==> flow/design.v <==
module InputProcessor (
    input clk,               
    input [2:0] switches,    
    input confirm_key1,       
input confirm_key2,
    input reset_key,       
    output reg [2:0] column, 
    output reg confirm1,       
output reg confirm2,
    output reg reset        
);
    always @(posedge clk) begin
        column <= switches; 
    end
    always @(posedge clk) begin
        confirm1 <= !confirm_key1; 
	confirm2 <= !confirm_key2;
        reset <= !reset_key;      
    end
endmodule
module gameLogic(
    input clk,
    input reset,
    input [2:0] column,
    input player,
    input confirm_move,
    output reg [1:0] win,
    output reg [1:0] winner
);
    reg [83:0] grid;
    reg [83:0] grid_next;
    reg token_placed;
    reg confirm_prev;
    reg [1:0] win_next;
    wire [1:0] token = player ? 2'b01 : 2'b10;
    wire place = confirm_move && !confirm_prev;
    integer i, j;
function automatic [1:0] checkWin(input [83:0] g, input [1:0] playerToken);
    integer col, row, count, i;
begin
    checkWin = 2'b00;
    for (row = 0; row < 6; row = row + 1) begin
        count = 0;
        for (col = 0; col < 7; col = col + 1) begin
            if (g[(col*6+row)*2 +: 2] == playerToken) begin
                count = count + 1;
                if (count == 4) begin
                    checkWin = 2'b01;
                end
            end else count = 0;
        end
    end
    for (col = 0; col < 7; col = col + 1) begin
        count = 0;
        for (row = 0; row < 6; row = row + 1) begin
            if (g[(col*6+row)*2 +: 2] == playerToken) begin
                count = count + 1;
                if (count == 4) begin
                    checkWin = 2'b01;
                end
            end else count = 0;
        end
    end
    for (row = 0; row < 3; row = row + 1) begin
        for (col = 0; col < 4; col = col + 1) begin
            count = 0;
            for (i = 0; i < 4; i = i + 1) begin
                if (g[((col+i)*6+(row+i))*2 +: 2] == playerToken) begin
                    count = count + 1;
                    if (count == 4) begin
                        checkWin = 2'b01;
                    end
                end else count = 0;
            end
        end
    end
    for (row = 3; row < 6; row = row + 1) begin
        for (col = 0; col < 4; col = col + 1) begin
            count = 0;
            for (i = 0; i < 4; i = i + 1) begin
                if (g[((col+i)*6+(row-i))*2 +: 2] == playerToken) begin
                    count = count + 1;
                    if (count == 4) begin
                        checkWin = 2'b01;
                    end
                end else count = 0;
            end
        end
    end
end
endfunction
    always @* begin
        grid_next = grid;
        token_placed = 0;
        for (i = 0; i < 7; i = i + 1) begin
            if (column == i) begin
                for (j = 0; j < 6; j = j + 1) begin
                    if (!token_placed && grid[(i*6+j)*2 +: 2] == 2'b00) begin
                        grid_next[(i*6+j)*2 +: 2] = token;
                        token_placed = 1;
                    end
                end
            end
        end
        win_next = checkWin(grid_next, token);
    end
    always @(posedge clk) begin
        confirm_prev <= confirm_move;
    end
    always @(posedge clk or posedge reset) begin
        if (reset) begin
            grid <= 84'd0;
            win <= 2'b00;
            winner <= 2'b00;
        end else if (place && token_placed) begin
            grid <= grid_next;
            win <= win_next;
            winner <= win_next[0] ? token : 2'b00;
        end
    end
endmodule
module control(
    input clk,                 
    input reset,               
    input [2:0] column_select, 
    input confirm_move1,
    input confirm_move2,       
    output reg [1:0] current_player, 
    output reg game_over,      
	 output [1:0] winner
);
    parameter IDLE_STATE = 3'b000,
              PLAYER1_TURN = 3'b001,
              PLAYER2_TURN = 3'b010,
              CHECK_MOVE = 3'b011,
				  win_state = 3'b100;
    reg [2:0] state; 
wire confirm_move = (current_player==2'b01)?confirm_move1:confirm_move2;
    wire [1:0]win;
    gameLogic game_logic(
        .clk(clk),
        .reset(reset),
        .column(column_select),
        .player(current_player == 2'b01), 
        .confirm_move(confirm_move),
        .win(win),
		  .winner(winner)
    );
    always @(posedge clk or posedge reset) begin
        if (reset) begin
            state <= IDLE_STATE;
            current_player <= 2'b01;  
            game_over <= 0;
        end
        else begin
            case (state)
                IDLE_STATE: begin
                    if (confirm_move) begin
                        state <= CHECK_MOVE;
                    end
                end
                PLAYER1_TURN: begin
                    if (confirm_move) begin
                        state <= CHECK_MOVE;
                    end
                end
                PLAYER2_TURN: begin
                    if (confirm_move) begin
                        state <= CHECK_MOVE;
                    end
                end
                CHECK_MOVE: begin
                    if (win) begin
                        state <= win_state; 
                    end else begin
                        current_player <= (current_player == 2'b01) ? 2'b10 : 2'b01;
                        state <= (current_player == 2'b01) ? PLAYER1_TURN : PLAYER2_TURN;
                    end
                end
					 win_state: begin
					 game_over <= 1; 
					 end
                default: state <= IDLE_STATE;
            endcase
        end
    end
endmodule
module TopLevelModule(
    input clk,                    
    input [2:0] switches,        
    input confirm_key1,   
input confirm_key2,     
    input reset_key,            
    output [1:0] player_led,     
    output [1:0] winner_led           
);
    wire [2:0] column_select;
    wire confirm_move1;
wire confirm_move2;
    wire reset_game;
    wire [1:0] current_player;
    wire game_over;
    InputProcessor input_proc(
        .clk(clk),
        .switches(switches),
        .confirm_key1(confirm_key1),
        .confirm_key2(confirm_key2),
        .reset_key(reset_key),
        .column(column_select),
        .confirm1(confirm_move1),
.confirm2(confirm_move2),
        .reset(reset_game)
    );
    control control_unit(
        .clk(clk),
        .reset(reset_game),
        .column_select(column_select),
        .confirm_move1(confirm_move1),
        .confirm_move2(confirm_move2),
        .current_player(current_player),
        .game_over(game_over), .winner(winner_led)
    );
    assign player_led = current_player;
endmodule
--- tool output ---
======== Step by step through the tools: TopLevelModule ========
Module TopLevelModule before and after one edit of its RTL, step after step.
Lines under "before" count in the file above, lines under "after" in the edited file.
"change": "after" minus "before" as printed here. "relative change": 100 x difference / "before".
Operators carry their Yosys type and port widths (W data, S select, Z words).
Cell names lack the library's common part.
A cell with -- has no value.
set-up
  top module .............................. TopLevelModule
  clock input ............................. clk
  cell library ............................ sky130hd
  timing corner ........................... tt_025C_1v80

======== Diff ========
The edit as a unified diff against the file above.
The edited RTL no longer does the same as the RTL above: the edit was made by script, with no optimisation intended.
begin of diff
@@ -201,15 +201,8 @@
     wire [1:0] current_player;
     wire game_over;
-    InputProcessor input_proc(
-        .clk(clk),
-        .switches(switches),
-        .confirm_key1(confirm_key1),
-        .confirm_key2(confirm_key2),
-        .reset_key(reset_key),
-        .column(column_select),
-        .confirm1(confirm_move1),
-.confirm2(confirm_move2),
-        .reset(reset_game)
-    );
+    assign column_select = switches;
+    assign confirm_move1 = confirm_key1;
+    assign confirm_move2 = confirm_key1;
+    assign reset_game = confirm_key1;
     control control_unit(
         .clk(clk),
end of diff

======== Elaborated design ========
Yosys after proc, flatten, opt, wreduce and memory -nomap, before mapping. Memory bits, and registers merged into a memory's read port (data or address), are not among the register bits. Print and check cells are not counted.
word-level totals
  element                      before  after  change  relative change (%)
  flip-flop bits (word level)  100     94     -6      -6.00
  output and inout bits        4       4      0       0.00
  word-level cells             1063    1055   -8      -0.75
  bits of input ports          7       7      0       0.00
operators by class
  element                before  after  change  relative change (%)
  reduce/logical cells   136     133    -3      -2.21
  bitwise operators      2       2      0       0.00
  equal/unequal tests    187     187    0       0.00
  muxes and demuxes      595     594    -1      -0.17
  add/sub/neg operators  133     133    0       0.00
operator list
  cell              before  after  change  relative change (%)
  $logic_not A1 Y1  45      42     -3      -6.67
  $mux W1           114     113    -1      -0.88
Operator kinds equal on both sides are left out: 19.

======== Depth ========
Yosys ltp: most cells in a row. Word level: on the elaborated netlist, between registers, memories and ports. Mapped: between sequential cells and ports; inverters and the memories' decode and read muxes count.
logic depth
  element                        before  after  change  relative change (%)
  depth after elaboration        424     424    0       0.00
  ABC_AREA                       0       0      --      --
  mapped depth                   21      22     +1      +4.76
  gate-level depth less buffers  17      18     +1      +5.88

======== Mapped cells and area ========
Yosys stat after the flow's synthesis: flattened, memories mapped to cells. It holds for the ABC_AREA given above (unset counts as 0); a run with the other value may have another netlist.
synthesis totals
  element                         before  after   change  relative change (%)
  area of sequential cells (µm²)  2469.9  2349.8  -120.1  -4.86
  mapped area (µm²)               7707.4  7837.5  +130.1  +1.69
  buffers                         31      35      +4      +12.90
  cell count                      881     910     +29     +3.29
  flip-flop cells                 100     94      -6      -6.00
cell types
  type       before  after  change  relative change (%)
  a21o_1     37      15     -22     -59.46
  o21ai_0    18      34     +16     +88.89
  nor2_1     122     109    -13     -10.66
  nand2b_1   4       16     +12     +300.00
  and3_1     21      12     -9      -42.86
  a41o_1     3       12     +9      +300.00
  and2_1     31      23     -8      -25.81
  inv_1      56      63     +7      +12.50
  nor3_1     30      23     -7      -23.33
  nand2_1    38      44     +6      +15.79
  dfxtp_1    7       1      -6      -85.71
  a211oi_1   3       9      +6      +200.00
  buf_2      12      17     +5      +41.67
  nor4b_1    0       5      +5      --
  o2bb2ai_1  0       5      +5      --
  a21oi_1    19      23     +4      +21.05
  o22ai_1    17      13     -4      -23.53
  nand3_1    14      10     -4      -28.57
Cell types equal on both sides are left out: 17.
Not every row of either side is listed.
By module: a second synthesis without flattening, with its own total; a netlist apart from the flattened one above.
unflattened totals
  element                                  before  after   change  relative change (%)
  cell total of the unflattened synthesis  964     932     -32     -3.32
  area (unflattened synthesis) (µm²)       8021.4  7941.4  -80.0   -1.00
Each row is one instance without its submodules.
modules, before
  module          sequential area (µm²)  cells  area (µm²)  instances
  gameLogic       2197.1                 929    7572.3      1
  control         202.7                  26     317.8       1
  InputProcessor  120.1                  9      131.4       1
  TopLevelModule  0.0                    0      0.0         1
modules, after
  module          sequential area (µm²)  cells  area (µm²)  instances
  gameLogic       2197.1                 906    7623.6      1
  control         202.7                  26     317.8       1
  TopLevelModule  0.0                    0      0.0         1

======== Worst setup path after synthesis ========
Source: OpenSTA report_checks on the synthesized netlist (no wires, ideal clock, input and output delay 20% of the period each), path of least setup slack; recovery checks are left aside. Register names are those of the netlist, which keeps one name where synthesis merged equal registers.
timing path after synthesis
  element                              before                                   after                                    change  relative change (%)
  path type                            flip-flop to flip-flop                   input port to flip-flop                  --      --
  start                                register control_unit.current_player[0]  input switches[0]                        --      --
  end                                  register control_unit.game_logic.win[0]  register control_unit.game_logic.win[0]  --      --
  clock period (ps)                    10000                                    10000                                    0       0.00
  path buffers                         3                                        1                                        -2      -66.67
  input delay (ps)                     --                                       2000                                     --      --
  setup slack (ps)                     5327                                     4322                                     -1005   --
  time at the first pin (ps)           0                                        2000                                     +2000   --
  stages                               21                                       16                                       -5      -23.81
  arrival time (ps)                    4538                                     5540                                     +1002   +22.08
  data required time (ps)              9865                                     9862                                     -3      -0.03
  setup time (ps)                      135                                      138                                      +3      --
  delay of the path (ps)               4673                                     3678                                     -995    -21.29
  period reached after synthesis (ps)  4673                                     5678                                     +1005   +21.51
"delay of the path" = arrival - input delay + setup time.
"stages" counts driving pins, that of a launching flip-flop among them; a cell with two outputs on the path counts twice.
"period reached after synthesis" = period - worst setup slack (recovery checks aside). The figure is calculated, with input and output delays left at 20% of the set period.
The rows between start and end are the longest chain of elaborated cells between them; the timing report does not say that the signal goes this way. Where chains are equally long, one stands for them.
A line is the first line of the expression or statement that the cell stems from. Yosys adds cells for indexed reads and writes and turns some case tables into memories.
between the ends, after synthesis, before
  path through ............................ dfstp_2 -> clkbuf_1 -> nand2b_1 -> buf_2 -> buf_1 -> a221o_1 -> nor2_1 -> ha_1 -> and2_1 -> ha_1 -> and2_1 -> ha_1 -> and2_1 -> ha_1 -> o2111ai_1 -> nor2_1 -> o211ai_1 -> o2111ai_1 -> or4_1 -> nor4_4 -> a21oi_1
  cells in the longest elaborated chain ... 294
  elaborated cells on any way between the ends .. 816
  those cells by class .................... 133 x add/sub; 176 x eq/ne; 505 x mux; 2 x reduce/logical
ends and longest elaborated chain, after synthesis, before
  element             line  source
  start, declared     128   output reg [1:0] current_player,
  start, assigned     152   current_player <= 2'b01;
  start, assigned     176   current_player <= (current_player == 2'b01) ? 2'b10 : 2'b01;
  $eq A2 B1 Y1        144   .player(current_player == 2'b01),
  $mux W2             35    wire [1:0] token = player ? 2'b01 : 2'b10;
  $mux W2             98    if (!token_placed && grid[(i*6+j)*2 +: 2] == 2'b00) begin
  $mux W2             96    if (column == i) begin
  $eq A2 B2 Y1        45    if (g[(col*6+row)*2 +: 2] == playerToken) begin
  $mux W1             45
  $add A32 B2 Y32     46    count = count + 1;
  [... 280 more ...]  --
  $mux W2             81    if (g[((col+i)*6+(row-i))*2 +: 2] == playerToken) begin
  $mux W2             83    if (count == 4) begin
  $mux W2             81
  $mux W2             83
  $mux W2             81
  $mux W2             83
  $mux W2             81
  end, assigned       113   win <= 2'b00;
  end, assigned       117   win <= win_next;
  end, declared       27    output reg [1:0] win,
between the ends, after synthesis, after
  path through ............................ buf_6 -> or3b_4 -> or4_4 -> a221o_1 -> o21ba_4 -> ha_1 -> and2_1 -> ha_1 -> and2_1 -> ha_1 -> nand4_1 -> nor2_2 -> maj3_2 -> o21bai_1 -> a211oi_2 -> a32oi_1
  cells in the longest elaborated chain ... 422
  elaborated cells on any way between the ends .. 983
  those cells by class .................... 133 x add/sub; 181 x eq/ne; 585 x mux; 84 x reduce/logical
ends and longest elaborated chain, after synthesis, after
  element              line  source
  start, declared      190   input [2:0] switches,
  $logic_not A3 Y1     96    if (column == i) begin
  $mux W1              96
  $logic_not A1 Y1     98    if (!token_placed && grid[(i*6+j)*2 +: 2] == 2'b00) begin
  $logic_and A1 B1 Y1  98
  $mux W1              98
  $mux W1              96
  $logic_not A1 Y1     98
  [... 408 more ...]   --
  $mux W2              81    if (g[((col+i)*6+(row-i))*2 +: 2] == playerToken) begin
  $mux W2              83    if (count == 4) begin
  $mux W2              81
  $mux W2              83
  $mux W2              81
  $mux W2              83
  $mux W2              81
  end, assigned        113   win <= 2'b00;
  end, assigned        117   win <= win_next;
  end, declared        27    output reg [1:0] win,

======== Path in the finished layout ========
Path of least setup slack in the final report of each run of pair 1 (OpenROAD, finished layout, wires in). Where an end is a register, its clock arrival counts in the times.
The report prints the path's times to 10 ps; the period is as set.
timing path post-layout
  element                     before                                      after                                       change  relative change (%)
  path type                   flip-flop to flip-flop                      input port to flip-flop                     --      --
  start                       register control_unit.current_player[0]     input switches[1]                           --      --
  end                         register control_unit.game_logic.winner[1]  register control_unit.game_logic.winner[1]  --      --
  data required time (ps)     10230                                       10230                                       0       0.00
  stages                      19                                          16                                          -3      -15.79
  clock period (ps)           10000                                       10000                                       0       0.00
  arrival time (ps)           5830                                        7180                                        +1350   +23.16
  input delay (ps)            --                                          2000                                        --      --
  time at the first pin (ps)  360                                         2000                                        +1640   +455.56
  path buffers                1                                           1                                           0       0.00
  setup slack (ps)            4400                                        3050                                        -1350   --
  setup time (ps)             140                                         130                                         -10     --
The rows between start and end are the longest chain of elaborated cells between them; the timing report does not say that the signal goes this way. Where chains are equally long, one stands for them.
between the ends, post-layout, before
  path through ............................ dfstp_2 -> nor2b_4 -> buf_4 -> nor2_1 -> a221o_1 -> nor2_1 -> ha_1 -> and3_1 -> ha_1 -> and2_1 -> ha_1 -> and2_1 -> ha_1 -> a32oi_1 -> and4_1 -> nand4_1 -> or4_1 -> nor4_4 -> a21oi_1
  cells in the longest elaborated chain ... 295
  elaborated cells on any way between the ends .. 817
  those cells by class .................... 133 x add/sub; 176 x eq/ne; 506 x mux; 2 x reduce/logical
ends and longest elaborated chain, post-layout, before
  element             line  source
  start, declared     128   output reg [1:0] current_player,
  start, assigned     152   current_player <= 2'b01;
  start, assigned     176   current_player <= (current_player == 2'b01) ? 2'b10 : 2'b01;
  $eq A2 B1 Y1        144   .player(current_player == 2'b01),
  $mux W2             35    wire [1:0] token = player ? 2'b01 : 2'b10;
  $mux W2             98    if (!token_placed && grid[(i*6+j)*2 +: 2] == 2'b00) begin
  $mux W2             96    if (column == i) begin
  $eq A2 B2 Y1        45    if (g[(col*6+row)*2 +: 2] == playerToken) begin
  $mux W1             45
  $add A32 B2 Y32     46    count = count + 1;
  [... 281 more ...]  --
  $mux W2             83    if (count == 4) begin
  $mux W2             81    if (g[((col+i)*6+(row-i))*2 +: 2] == playerToken) begin
  $mux W2             83
  $mux W2             81
  $mux W2             83
  $mux W2             81
  $mux W2             118   winner <= win_next[0] ? token : 2'b00;
  end, assigned       114   winner <= 2'b00;
  end, assigned       118
  end, declared       28    output reg [1:0] winner
between the ends, post-layout, after
  path through ............................ clkdlybuf4s50_1 -> nor3b_2 -> mux2i_1 -> o41ai_2 -> ha_1 -> and3_1 -> ha_1 -> and2_1 -> ha_1 -> a31oi_1 -> nor2_1 -> a32oi_1 -> o311ai_0 -> nor4_1 -> and4_1 -> a32oi_1
  cells in the longest elaborated chain ... 423
  elaborated cells on any way between the ends .. 984
  those cells by class .................... 133 x add/sub; 181 x eq/ne; 586 x mux; 84 x reduce/logical
ends and longest elaborated chain, post-layout, after
  element              line  source
  start, declared      190   input [2:0] switches,
  $logic_not A3 Y1     96    if (column == i) begin
  $mux W1              96
  $logic_not A1 Y1     98    if (!token_placed && grid[(i*6+j)*2 +: 2] == 2'b00) begin
  $logic_and A1 B1 Y1  98
  $mux W1              98
  $mux W1              96
  $logic_not A1 Y1     98
  [... 409 more ...]   --
  $mux W2              83    if (count == 4) begin
  $mux W2              81    if (g[((col+i)*6+(row-i))*2 +: 2] == playerToken) begin
  $mux W2              83
  $mux W2              81
  $mux W2              83
  $mux W2              81
  $mux W2              118   winner <= win_next[0] ? token : 2'b00;
  end, assigned        114   winner <= 2'b00;
  end, assigned        118
  end, declared        28    output reg [1:0] winner

======== Flow runs ========
Both versions went through the flow (Yosys, OpenROAD) with the same settings in each pair. Constraints: input delay and output delay 20% of the set period each, output load 0.01 pF.
flow settings, pair 1
  CORE_UTILIZATION ........................ 40
  period_ns ............................... 10.0
  CAP_MARGIN .............................. 20
  CORE_MARGIN ............................. 2
  SLEW_MARGIN ............................. 20
final reports, pair 1
  element                                 before   after    change  relative change (%)
  worst setup slack after layout (ps)     4398     3050     -1348   --
  setup TNS (ps)                          0        0        0       --
  standard-cell area after routing (µm²)  8386.8   8508.2   +121.4  +1.45
  area inside the die boundary (µm²)      20394.7  20728.8  +334.1  +1.64
  utilization of the finished layout      0.445    0.44     -0.005  --
  cell area after synthesis (µm²)         7707.4   7837.5   +130.1  +1.69
  total power after layout (mW)           2.143    1.376    -0.767  -35.79
  achieved period (ps)                    5602     6950     +1348   +24.06
flow settings, pair 2
  ABC_AREA ................................ 0
  CORE_ASPECT_RATIO ....................... 1.93
  CORE_UTILIZATION ........................ 36
  GPL_TIMING_DRIVEN ....................... 0
  MAX_ROUTING_LAYER ....................... met4
  PLACE_DENSITY_LB_ADDON .................. 0.15
  SETUP_SLACK_MARGIN ...................... -0.33
  SLEW_MARGIN ............................. 40
  period_ns ............................... 6.05
  CAP_MARGIN .............................. 20
  CORE_MARGIN ............................. 2
final reports, pair 2
  element                                 before   after    change  relative change (%)
  worst setup slack after layout (ps)     240      143      -97     --
  setup TNS (ps)                          0        0        0       --
  standard-cell area after routing (µm²)  8518.2   8655.8   +137.6  +1.62
  area inside the die boundary (µm²)      22660.3  23031.7  +371.4  +1.64
  utilization of the finished layout      0.404    0.401    -0.003  --
  cell area after synthesis (µm²)         7707.4   7837.5   +130.1  +1.69
  total power after layout (mW)           3.712    2.348    -1.364  -36.75
  achieved period (ps)                    5810     5907     +97     +1.67
"achieved period": clock period set for the run, less the worst setup slack. It is reckoned from that one timing run; input and output delays stay at 20% of the period that was set.
By "total power after layout" is meant OpenSTA's value without simulated activity: inputs other than the clock are taken to toggle once in ten clock periods, and the tool carries that through the logic.
--- end ---
